==> flow/design.v <==
module Controller(Vppg, Find_Setting, CLK, rst_n, DC_Comp, PGA_Gain, CLK_Filter, LED_IR, LED_RED, IR_ADC_Value, RED_ADC_Value, LED_Drive);
input 		CLK;							 
input 		rst_n;							 
input 		Find_Setting;					 
input[7:0] 	Vppg;							 
output reg 			LED_IR;					 
output reg 			LED_RED;				 
output reg			CLK_Filter;				 
output reg  [3:0] 	LED_Drive;				 
output reg  [3:0] 	PGA_Gain;				 
output reg  [6:0] 	DC_Comp;				 
output reg  [7:0]   IR_ADC_Value;			 
output reg  [7:0]   RED_ADC_Value;			 
parameter 		 MAX_RAND_VOLTAGE = 250;
parameter 		 MIN_RAND_VOLTAGE = 5;
parameter		 MITTEL_VOLTAGE   = 127;
localparam[2:0]  INITIAL 			    = 3'b001;  
localparam[2:0]  IDLE         		    = 3'b010;  
localparam[2:0]  FIND_SETTING			= 3'b000;
localparam[2:0]  SWEEP_DC_COMP  		= 3'b011;  
localparam[2:0]  INCREASE_PGA_GAIN      = 3'b100;  
localparam[2:0]  OSCILLATE   	     	= 3'b101;  
localparam[2:0]  FIRST_DC_COMP   		= 3'b110;  
reg [9:0]  	counter;						 
reg [3:0] 	gaintemp;						
reg [3:0] 	PGA_Gain_IR;					 
reg [3:0] 	PGA_Gain_RED;					 
reg [2:0]   currentState, nextState;		 
reg [7:0]   DC_left, DC_right, DC_Comp_temp;  
reg [6:0]   DC_Comp_IR;						 
reg [6:0]   DC_Comp_RED; 				     
reg [1:0]	red_on_flag; 					 
reg [9:0]   min_index;						 
reg [9:0]   max_index;						 
reg [7:0]  	temp_min;						 
reg [7:0]  	temp_max;						 
reg [3:0]   gaintemp_max;
reg [3:0]   gaintemp_min;
reg 		start;
always@(posedge CLK or negedge rst_n) begin
	if(~rst_n)begin
		currentState  <= INITIAL;	
	end
    else begin 
		currentState  <= nextState;
	end
end
always@(posedge CLK) begin
	if(counter == 999) begin
			counter <= 0;
		end
		else if(counter >= 0) begin
		counter <= counter + 1;
		end
	 case(currentState)
		INITIAL: begin  
			nextState          <= FIND_SETTING;
			counter		       <= 0;
			PGA_Gain_RED 	   <= 0;
			PGA_Gain_IR		   <= 0;
			DC_Comp_temp	   <= 0;
			DC_Comp_IR 	       <= 0;
			DC_Comp_RED        <= 0; 
			red_on_flag        <= 1;  
			temp_min		   <= 255;
			temp_max           <= 0;
			min_index		   <= 0;
			max_index 		   <= 0;
			LED_IR			   <= 0;
			LED_RED			   <= 1;
			PGA_Gain		   <= 4'd0;
			gaintemp  		   <= 15;
			LED_Drive 	       <= 8;
			CLK_Filter         <= 0;
			gaintemp_max       <= 0;
			gaintemp_min       <= 0;
			start <= 0;
			DC_Comp            <= 0;
			IR_ADC_Value       <= 0;
			RED_ADC_Value      <= 0;
		end
		FIND_SETTING: begin  
		if(Find_Setting) begin
			nextState <= IDLE;
			end
		end
		IDLE: begin  
			DC_left	  <= 0;
			DC_right  <= MITTEL_VOLTAGE; 
            case(red_on_flag)   
                0: begin   
					nextState <= FIRST_DC_COMP;
		   		    LED_IR    <= 1;
		            LED_RED   <= 0;
                    DC_Comp   <= 0;
					temp_min  <= 255;
					temp_max  <= 0;
				end
				1: begin   
					nextState <= FIRST_DC_COMP;
		   			LED_IR    <= 0;
		   		    LED_RED   <= 1;
                    DC_Comp   <= 0; 	
					temp_min  <= 255;
					temp_max  <= 0;
				end 
				2: begin   
					if (Vppg < temp_min && LED_RED == 1) begin
		 				temp_min  <= Vppg;
		 				min_index <= counter;  
		 				nextState <= IDLE;
					end
					if (Vppg > temp_max && LED_RED == 1) begin
		 				temp_max  <= Vppg;
		 				max_index <= counter;  
						nextState <= IDLE;
					end
					if (counter == 999 && LED_RED == 1)begin  
						nextState <= SWEEP_DC_COMP;  
					end	
					if(LED_IR == 1) begin
						nextState <= SWEEP_DC_COMP;
					end				    
				end
                default:;
            endcase
		end 
		FIRST_DC_COMP:begin	 
			if ((DC_right - DC_left) > 1)begin 
				if(Vppg < MITTEL_VOLTAGE)begin
					DC_right 	    <= 	DC_Comp;
					DC_Comp_temp	<=  DC_Comp + DC_left;
					DC_Comp  		<=  DC_Comp_temp >>1;
				end else if(Vppg > MITTEL_VOLTAGE)begin
					DC_left 	    <=	DC_Comp;
					DC_Comp_temp 	<=  DC_Comp + DC_right;
					DC_Comp 	    <=  DC_Comp_temp >> 1;
				end else begin
					DC_left			<=	DC_Comp;
					DC_right		<=	DC_Comp;
				end	
			end else begin
				red_on_flag     	<=	 2;
				nextState			<= 	IDLE;					
			end
	    end
		SWEEP_DC_COMP: begin   
				if (counter < (((min_index +max_index) >> 1) + 7) && counter >= (((min_index + max_index) >> 1) - 7))begin 
					if(Vppg < MITTEL_VOLTAGE)begin
						DC_right 	    <= 	DC_Comp;
						DC_Comp_temp	<=  DC_Comp + DC_left;
						DC_Comp  		<=  DC_Comp_temp >>1;
					end else if(Vppg > MITTEL_VOLTAGE)begin
						DC_left 	    <=	DC_Comp;
						DC_Comp_temp    <=  DC_Comp + DC_right;
						DC_Comp 	    <=  DC_Comp_temp >> 1;
					end else begin
						DC_left			<=	DC_Comp;
						DC_right		<=	DC_Comp;
						nextState 		<= INCREASE_PGA_GAIN;
					end	
				end else if (counter >= (((min_index +max_index) >> 1) + 7)) begin 
					nextState	    <= INCREASE_PGA_GAIN;
				end         
		end
		INCREASE_PGA_GAIN: begin  
			if((counter >= max_index) && counter <= (max_index + 4'd15)) begin  
				if(Vppg < MAX_RAND_VOLTAGE) begin
					PGA_Gain <= PGA_Gain + 4'd1;
				end
				else begin
					gaintemp_max <= PGA_Gain;   
				end
				if(counter == (max_index + 4'd15)) begin   
					PGA_Gain <= 4'd0;
					start <= 1;
				end
			end
			if(start) begin
				start <= 0;
				if(2000 < gaintemp_max) begin
					red_on_flag    <= 0 ;
					counter    	   <= 0;  
					if(LED_IR) begin					 
						DC_Comp_IR    <= DC_Comp;		 
						PGA_Gain_IR   <= gaintemp_min; 	 
						nextState     <= OSCILLATE;
						PGA_Gain      <= 4'd0;  
						gaintemp      <= 15;
						gaintemp_max  <= 0;
						gaintemp_min  <= 0;
					end
					if(LED_RED) begin
						DC_Comp_RED   <= DC_Comp;		 
						PGA_Gain_RED  <= gaintemp_min;   
						nextState  	  <= IDLE; 			 
						PGA_Gain   	  <= 4'd0; 			 
						gaintemp      <= 15;
						gaintemp_max  <= 0;
						gaintemp_min  <= 0;
						LED_RED	      <= 0;
						LED_IR	      <= 1;
					end
				end
				else begin	
					red_on_flag 	  <= 0 ;
					counter    	      <= 0;  
					if(LED_IR) begin
						DC_Comp_IR    <= DC_Comp;		     
						PGA_Gain_IR   <= gaintemp_max; 		 
						nextState     <= OSCILLATE;			 
						PGA_Gain      <= 4'd0;  
						gaintemp      <= 15;
						gaintemp_max  <= 0;
						gaintemp_min  <= 0;
						LED_RED	      <= 1;
						LED_IR	      <= 0;
					end
					if(LED_RED) begin
						DC_Comp_RED   <= DC_Comp;			 
						PGA_Gain_RED  <= gaintemp_max;		 
						nextState     <= IDLE; 				 
						PGA_Gain      <= 4'd0; 				 
						gaintemp      <= 15;
						gaintemp_max  <= 0;
						gaintemp_min  <= 0;
						LED_RED	  	  <= 0;
						LED_IR	      <= 1;
					end
				end
			end
		end 
		OSCILLATE: begin  
			CLK_Filter <=~CLK_Filter;  
			if(counter == 9) begin	  
				LED_RED <= ~LED_RED; 
				LED_IR  <= ~LED_IR;
				counter <= 0;  
				if(LED_IR) begin
					DC_Comp  	  <= DC_Comp_RED;
					PGA_Gain 	  <= PGA_Gain_RED;
					IR_ADC_Value  <= Vppg;  
				end
				if(LED_RED) begin
					DC_Comp 	  <= DC_Comp_IR;
					PGA_Gain 	  <= PGA_Gain_IR;
					RED_ADC_Value <= Vppg;  
				end
			end	
		end
		default: nextState <= IDLE;
	endcase
end
endmodule
module FIR_Filter(
    input wire CLK,                  
    input wire CLK_Filter,           
    input wire [7:0] input_data,     
    input wire rst_n,                
    output reg [19:0] output_data    
);
parameter NUM_SHI_REGS = 22;	 
parameter NUM_ADD_REGS = 11;     
reg     [7:0]   shift_regs   [NUM_SHI_REGS-1:0];   
reg     [8:0]   add_regs     [NUM_ADD_REGS-1:0];   
reg 	[16:0]  order[NUM_ADD_REGS-1:0];  
wire    [7:0]   COEFFICIENTS [NUM_ADD_REGS-1:0];   
assign COEFFICIENTS[0]  =    8'd2;
assign COEFFICIENTS[1]  =    8'd10;
assign COEFFICIENTS[2]  =    8'd16;
assign COEFFICIENTS[3]  =    8'd28;
assign COEFFICIENTS[4]  =    8'd43;
assign COEFFICIENTS[5]  =    8'd60;
assign COEFFICIENTS[6]  =    8'd78;
assign COEFFICIENTS[7]  =    8'd95;
assign COEFFICIENTS[8]  =    8'd111;
assign COEFFICIENTS[9]  =    8'd122;
assign COEFFICIENTS[10] =    8'd128;
always @(posedge CLK or negedge rst_n) begin
    if (!rst_n) begin
        shift_regs[0]  <= 8'b0;
        shift_regs[1]  <= 8'b0;
        shift_regs[2]  <= 8'b0;
        shift_regs[3]  <= 8'b0;
        shift_regs[4]  <= 8'b0;
        shift_regs[5]  <= 8'b0;
        shift_regs[6]  <= 8'b0;
        shift_regs[7]  <= 8'b0;
        shift_regs[8]  <= 8'b0;
        shift_regs[9]  <= 8'b0;
        shift_regs[10] <= 8'b0;
        shift_regs[11] <= 8'b0;
        shift_regs[12] <= 8'b0;
        shift_regs[13] <= 8'b0;
        shift_regs[14] <= 8'b0;
        shift_regs[15] <= 8'b0;
        shift_regs[16] <= 8'b0;
        shift_regs[17] <= 8'b0;
        shift_regs[18] <= 8'b0;
        shift_regs[19] <= 8'b0;
        shift_regs[20] <= 8'b0;
        shift_regs[21] <= 8'b0;
        add_regs[0]  <= 9'b0;
        add_regs[1]  <= 9'b0;
        add_regs[2]  <= 9'b0;
        add_regs[3]  <= 9'b0;
        add_regs[4]  <= 9'b0;
        add_regs[5]  <= 9'b0;
        add_regs[6]  <= 9'b0;
        add_regs[7]  <= 9'b0;
        add_regs[8]  <= 9'b0;
        add_regs[9]  <= 9'b0;
        add_regs[10] <= 9'b0;
        order[0]  <= 17'b0;
        order[1]  <= 17'b0;
        order[2]  <= 17'b0;
        order[3]  <= 17'b0;
        order[4]  <= 17'b0;
        order[5]  <= 17'b0;
        order[6]  <= 17'b0;
        order[7]  <= 17'b0;
        order[8]  <= 17'b0;
        order[9]  <= 17'b0;
        order[10] <= 17'b0;
        output_data <= 20'd0;
    end else if (CLK_Filter) begin
        shift_regs[0]  <= input_data;
        shift_regs[1]  <= shift_regs[0];
        shift_regs[2]  <= shift_regs[1];
        shift_regs[3]  <= shift_regs[2];
        shift_regs[4]  <= shift_regs[3];
        shift_regs[5]  <= shift_regs[4];
        shift_regs[6]  <= shift_regs[5];
        shift_regs[7]  <= shift_regs[6];
        shift_regs[8]  <= shift_regs[7];
        shift_regs[9]  <= shift_regs[8];
        shift_regs[10] <= shift_regs[9];
        shift_regs[11] <= shift_regs[10];
        shift_regs[12] <= shift_regs[11];
        shift_regs[13] <= shift_regs[12];
        shift_regs[14] <= shift_regs[13];
        shift_regs[15] <= shift_regs[14];
        shift_regs[16] <= shift_regs[15];
        shift_regs[17] <= shift_regs[16];
        shift_regs[18] <= shift_regs[17];
        shift_regs[19] <= shift_regs[18];
        shift_regs[20] <= shift_regs[19];
        shift_regs[21] <= shift_regs[20];
        add_regs[0]     <= shift_regs[0] + shift_regs[21];
        add_regs[1]     <= shift_regs[1] + shift_regs[20];
        add_regs[2]     <= shift_regs[2] + shift_regs[19];
        add_regs[3]     <= shift_regs[3] + shift_regs[18];
        add_regs[4]     <= shift_regs[4] + shift_regs[17];
        add_regs[5]     <= shift_regs[5] + shift_regs[16];
        add_regs[6]     <= shift_regs[6] + shift_regs[15];
        add_regs[7]     <= shift_regs[7] + shift_regs[14];
        add_regs[8]     <= shift_regs[8] + shift_regs[13];
        add_regs[9]     <= shift_regs[9] + shift_regs[12];
        add_regs[10]    <= shift_regs[10] + shift_regs[11];
        order[0]    <= COEFFICIENTS[0] * add_regs[0];
        order[1]    <= COEFFICIENTS[1] * add_regs[1];
        order[2]    <= COEFFICIENTS[2] * add_regs[2];
        order[3]    <= COEFFICIENTS[3] * add_regs[3];
        order[4]    <= COEFFICIENTS[4] * add_regs[4];
        order[5]    <= COEFFICIENTS[5] * add_regs[5];
        order[6]    <= COEFFICIENTS[6] * add_regs[6];
        order[7]    <= COEFFICIENTS[7] * add_regs[7];
        order[8]    <= COEFFICIENTS[8] * add_regs[8];
        order[9]    <= COEFFICIENTS[9] * add_regs[9];
        order[10]   <= COEFFICIENTS[10] * add_regs[10];
	    output_data <=   order[0] + order[1] + order[2] + order[3] 
                       + order[4] + order[5] + order[6] + order[7] 
                       + order[8] + order[9] + order[10];
    end
end
endmodule
module Controller_FIR (
	input	[7:0] 	VPPG,             
	input 		  	Find_Setting,     
	input 		  	CLK,              
	input 		  	rst_n,            
	output 	[6:0] 	DC_Comp,          
	output 	[3:0] 	pga_Gain,         
	output 		  	LED_IR,           
	output 		  	LED_RED,          
	output  [19:0] 	Out_RED_Filtered, 
	output  [19:0] 	Out_IR_Filtered,  
	output  [3:0] 	LED_Drive         
);
	wire [7:0] IR_ADC_Value, RED_ADC_Value;
	wire 	   CLK_Filter;
	reg        CLK_Filter_q;    
	wire       Filter_En;       
	always @(posedge CLK or negedge rst_n) begin
		if (!rst_n) CLK_Filter_q <= 1'b0;
		else        CLK_Filter_q <= CLK_Filter;
	end
	assign Filter_En = CLK_Filter & ~CLK_Filter_q;
    Controller ct(  .Vppg(VPPG), 
                    .Find_Setting(Find_Setting), 
                    .CLK(CLK), 
                    .rst_n(rst_n), 
                    .DC_Comp(DC_Comp), 
                    .PGA_Gain(pga_Gain), 
                    .CLK_Filter(CLK_Filter), 
                    .LED_IR(LED_IR), 
                    .LED_RED(LED_RED),
                    .IR_ADC_Value(IR_ADC_Value), 
                    .RED_ADC_Value(RED_ADC_Value), 
                    .LED_Drive(LED_Drive)); 
	FIR_Filter red( .CLK(CLK),
                    .CLK_Filter(Filter_En), 
                    .input_data(RED_ADC_Value),
                    .rst_n(rst_n),  
                    .output_data(Out_RED_Filtered));
	FIR_Filter ir(  .CLK(CLK),
                    .CLK_Filter(Filter_En), 
                    .input_data(IR_ADC_Value),
                    .rst_n(rst_n),  
                    .output_data(Out_IR_Filtered));
endmodule
# Step by step through the tools: Controller_FIR
# What the tools print for Controller_FIR, step after step.
# Lines are those of the file above, counted from 1.
# Operators: Yosys type, input widths -> output width; for muxes data width and select width s.
# Library cell names are shortened.
# A cell with n/a has no value.
# design
top	Controller_FIR
clk_port	CLK
cell_library	sky130hd
corner	tt_025C_1v80

# Word level
# Yosys after proc, flatten, opt, wreduce and memory -nomap, before mapping. Print and check cells are not counted. Equal cells are merged and count once.
# op_classes
n_mul	16
add_sub_neg	51
reduce_logical	36
n_eq	38
logic	6
muxes	119
n_cmp	13
# ops
op	count
$mul 6x9->15 const A	6
$mul 7x9->16 const A	4
$add 20x17->20	14
$add 8x8->9	22
$mul 3x9->12 const A	4
$mux 8	17
$mul 4x9->13 const A	2
$mux 4	25
$pmux 8 s2	6
$mux 7	12
$mux 10	8
$pmux 8 s3	3
$ge 10x32->1	2
$reduce_and 3->1	15
$add 20x13->20	2
$add 20x16->20	2
$pmux 10 s2	2
$mux 3	13
$add 10x17->18	2
$pmux 7 s5	1
$lt 10x32->1	1
$add 31x3->32 const B	1
$sub 31x3->32 const B	1
$gt 32x1->1 const B	1
$pmux 4 s2	4
$pmux 10 s3	1
$pmux 7 s2	2
$ne 2x1->1 const B	11
# Not listed: further kinds 51, cells in them 95.
# word_totals
wordCells	395
reg_bits	1042
in_bits	11
output_inout_bits	57

# Logic depth
# Longest topological path by Yosys (ltp), each cell counted once; first at word level (registers and memories cut), then after technology mapping (sequential cells cut; the memories' decode and read muxes count).
# depth
word_depth	10
ABC_AREA	0
depth_mapped	29
depth_no_buf	29

# Netlist
# The flow's flattened synthesis, as Yosys stat reports it; memories are mapped. The netlist is that of the ABC_AREA named above (0 if unset); the other value can give another one.
# Totals and module areas in this step are rounded.
# types
type	count	type_area_um2
dfrtp_1	875	21896
fa_1	472	9.45E+03
ha_1	751	9.4E+03
nand2_1	1837	6.9E+03
edfxtp_1	119	3.57E+03
inv_1	808	3.03E+03
o21ai_0	494	2.47E+03
xnor2_1	243	2.13E+03
a21oi_1	316	1.58E+03
o21bai_1	149	1.12E+03
xor2_1	118	1.03E+03
clkbuf_1	210	788.256
a21o_1	103	773.242
nor2_1	117	439.171
mux2i_1	27	270.259
dfxtp_1	13	260.25
and3_1	41	256.496
nand2b_1	36	225.216
# Other cell types: 60; their cells: 327.
# mapped
synth_area_um2	68000
buffers	224
mapped_cells	7056
seq_area_um2	26000
ff_cells	1008
# The figures by module come from a second, unflattened synthesis with its own total; it is not the netlist above.
# hier_totals
hier_cells	6519
hier_area_um2	71000
# Rows give one instance, submodules left out.
# modules
mod	cells	seq_area_um2	mod_area_um2	n_inst
FIR_Filter	2831	11000	31000	2
Controller	855	3900	8800	1
Controller_FIR	2	25	39	1

# Path before layout
# Path of least setup slack by OpenSTA after synthesis, without wires, with an ideal clock, recovery checks aside; 20% of the period is set as input and as output delay. Where synthesis merged equal registers, the netlist keeps one of their names.
# synth_timing
path_type	register to register
from	reg red.order[1][1]
to	reg red.output_data[18]
arrival_time_ns	6.172
t_first_pin_ns	0.000
path_buffers	0
stages	28
required_ns	9.867
slack_ns	3.695
setup_time_ns	0.133
delay_ns	6.305
clock_period_ns	10.0
period_less_setup_slack_ns	6.305
# "delay_ns" = arrival - input delay + setup time.
# "stages" counts driving pins, that of a launching flip-flop among them; a cell with two outputs on the path counts twice.
# "period_less_setup_slack_ns" = period - worst setup slack (recovery checks aside). The figure is calculated, with input and output delays left at 20% of the set period.
# Between the ends stands the longest chain of elaborated cells between them, by number of cells; it is not shown to be the way that was timed. Of several equally long chains one is given.
# Each line given opens the expression or statement behind the cell; cells for indexed reads and writes are added by Yosys, which also makes memories of some case tables.
# synth_between
cell_sequence	dfrtp_1 > ha_1 > fa_1 > a21oi_1 > nor2_1 > nor2_1 > o21bai_1 > a21oi_1 > nor2b_1 > o21ai_0 > nor2b_1 > xnor2_1 > fa_1 > inv_1 > fa_1 > fa_1 > inv_1 > fa_1 > fa_1 > ha_1 > nand2_1 > o21ai_0 > o41ai_1 > o21a_1 > a21oi_1 > a21oi_1 > xor2_1 > o21ai_0
elab_chain_cells	10
cells_between	10
lines_between	1
classes_between	add/sub: 10
# synth_rtl
element	line_no	rtl
start: declaration	266	reg [16:0] order[NUM_ADD_REGS-1:0];
start: assignment	315	order[1]  <= 17'b0;
start: assignment	361	order[1]    <= COEFFICIENTS[1] * add_regs[1];
$add 10x17->18	371	output_data <= order[0] + order[1] + order[2] + order[3]
$add 20x13->20	371
$add 20x17->20 x7	371
$add 20x16->20	371
end: assignment	325	output_data <= 20'd0;
end: assignment	371
end: declaration	260	output reg [19:0] output_data

# Worst path after layout
# From the final timing report of record 2: the path of least setup slack in the routed layout; clock arrival at registers is part of the times.
# layout_timing
path_type	register to register
from	reg red.order[1][1]
to	reg red.output_data[18]
required_ns	10.57
clock_period_ns	10.0
path_buffers	0
stages	28
setup_time_ns	0.16
arrival_time_ns	7.72
slack_ns	2.85
t_first_pin_ns	0.74
# Between the ends stands the longest chain of elaborated cells between them, by number of cells; it is not shown to be the way that was timed. Of several equally long chains one is given.
# layout_between
cell_sequence	dfrtp_1 > ha_1 > fa_1 > a21oi_1 > nor2_1 > nor2_1 > o21bai_1 > a21oi_1 > nor2b_1 > o21ai_0 > nor2b_1 > xnor2_1 > fa_1 > inv_1 > fa_1 > fa_1 > inv_1 > fa_1 > fa_1 > ha_1 > nand2_1 > o21ai_0 > o41ai_1 > o21a_1 > a21oi_1 > a21oi_1 > xor2_1 > o21ai_0
elab_chain_cells	10
cells_between	10
lines_between	1
classes_between	add/sub: 10
# layout_rtl
element	line_no	rtl
start: declaration	266	reg [16:0] order[NUM_ADD_REGS-1:0];
start: assignment	315	order[1]  <= 17'b0;
start: assignment	361	order[1]    <= COEFFICIENTS[1] * add_regs[1];
$add 10x17->18	371	output_data <= order[0] + order[1] + order[2] + order[3]
$add 20x13->20	371
$add 20x17->20 x7	371
$add 20x16->20	371
end: assignment	325	output_data <= 20'd0;
end: assignment	371
end: declaration	260	output reg [19:0] output_data

# Flow measurements of Controller_FIR on sky130hd: 6 stored runs with different settings, listed in no order. Input and output delays are each 20% of the period that was set; the output load is 0.01 pF.
# "achievedPeriod_ns" is the run's clock period less its worst setup slack. It is reckoned from that one timing run; input and output delays stay at 20% of the period that was set.
# "worst_path_time_ns" = time allowed to the worst setup path (clock period - input delay - output delay, where it has them) - its slack; a late launch clock adds to it, a late capture clock takes from it.
# Measured values are rounded.
# Among the settings, - means not set for that run.
# Results: - = not shown.
name,record 1,record 2,record 3,record 4,record 5,record 6
ABC_AREA,1,-,-,-,-,-
CELL_PAD_IN_SITES_GLOBAL_PLACEMENT,3,-,-,2,-,1
CORE_MARGIN,4,2,7,2,7,2
CORE_UTILIZATION,63,40,40,18,40,28
CTS_CLUSTER_DIAMETER,66,-,-,-,-,-
HOLD_SLACK_MARGIN,0.23,-,-,-,-,-
MAX_ROUTING_LAYER,met4,-,-,-,-,-
MIN_ROUTING_LAYER,met2,-,-,-,-,-
PLACE_DENSITY,0.59,-,-,-,-,-
period_ns,10.0,10.0,10.0,7.05,10.0,5.23
CAP_MARGIN,20,20,35,35,20,40
SLEW_MARGIN,20,20,20,25,20,20
CORE_ASPECT_RATIO,-,-,1.14,1.33,1.14,1.2
CTS_CLUSTER_SIZE,-,-,22,52,-,-
PLACE_DENSITY_LB_ADDON,-,-,0.17,0.13,-,-
CELL_PAD_IN_SITES_DETAIL_PLACEMENT,-,-,-,0,-,-
GPL_ROUTABILITY_DRIVEN,-,-,-,0,-,-
TNS_END_PERCENT,-,-,-,75,-,-
GPL_TIMING_DRIVEN,-,-,-,-,-,0
SETUP_SLACK_MARGIN,-,-,-,-,-,1.42
synthesis_area_um2,-,68000,68000,68000,68000,68000
die_area_um2,-,170000,180000,380000,180000,250000
finalCellArea_um2,-,75000,75000,80000,75000,82000
fin_util_pct,-,44,44,21,44,34
setup_worst_slack_ns,-,2.8,3.1,0.38,3.2,-1.1
total_negative_slack_ns,-,0.000,0.000,0.000,0.000,-19
achievedPeriod_ns,-,7.155,6.885,6.669,6.841,6.320
worst_path_time_ns,-,7.15,6.89,6.67,6.84,6.32
path_kind,-,register to register,register to register,register to register,register to register,register to register
# Record 1: no final report: placement broke off with GPL-0301
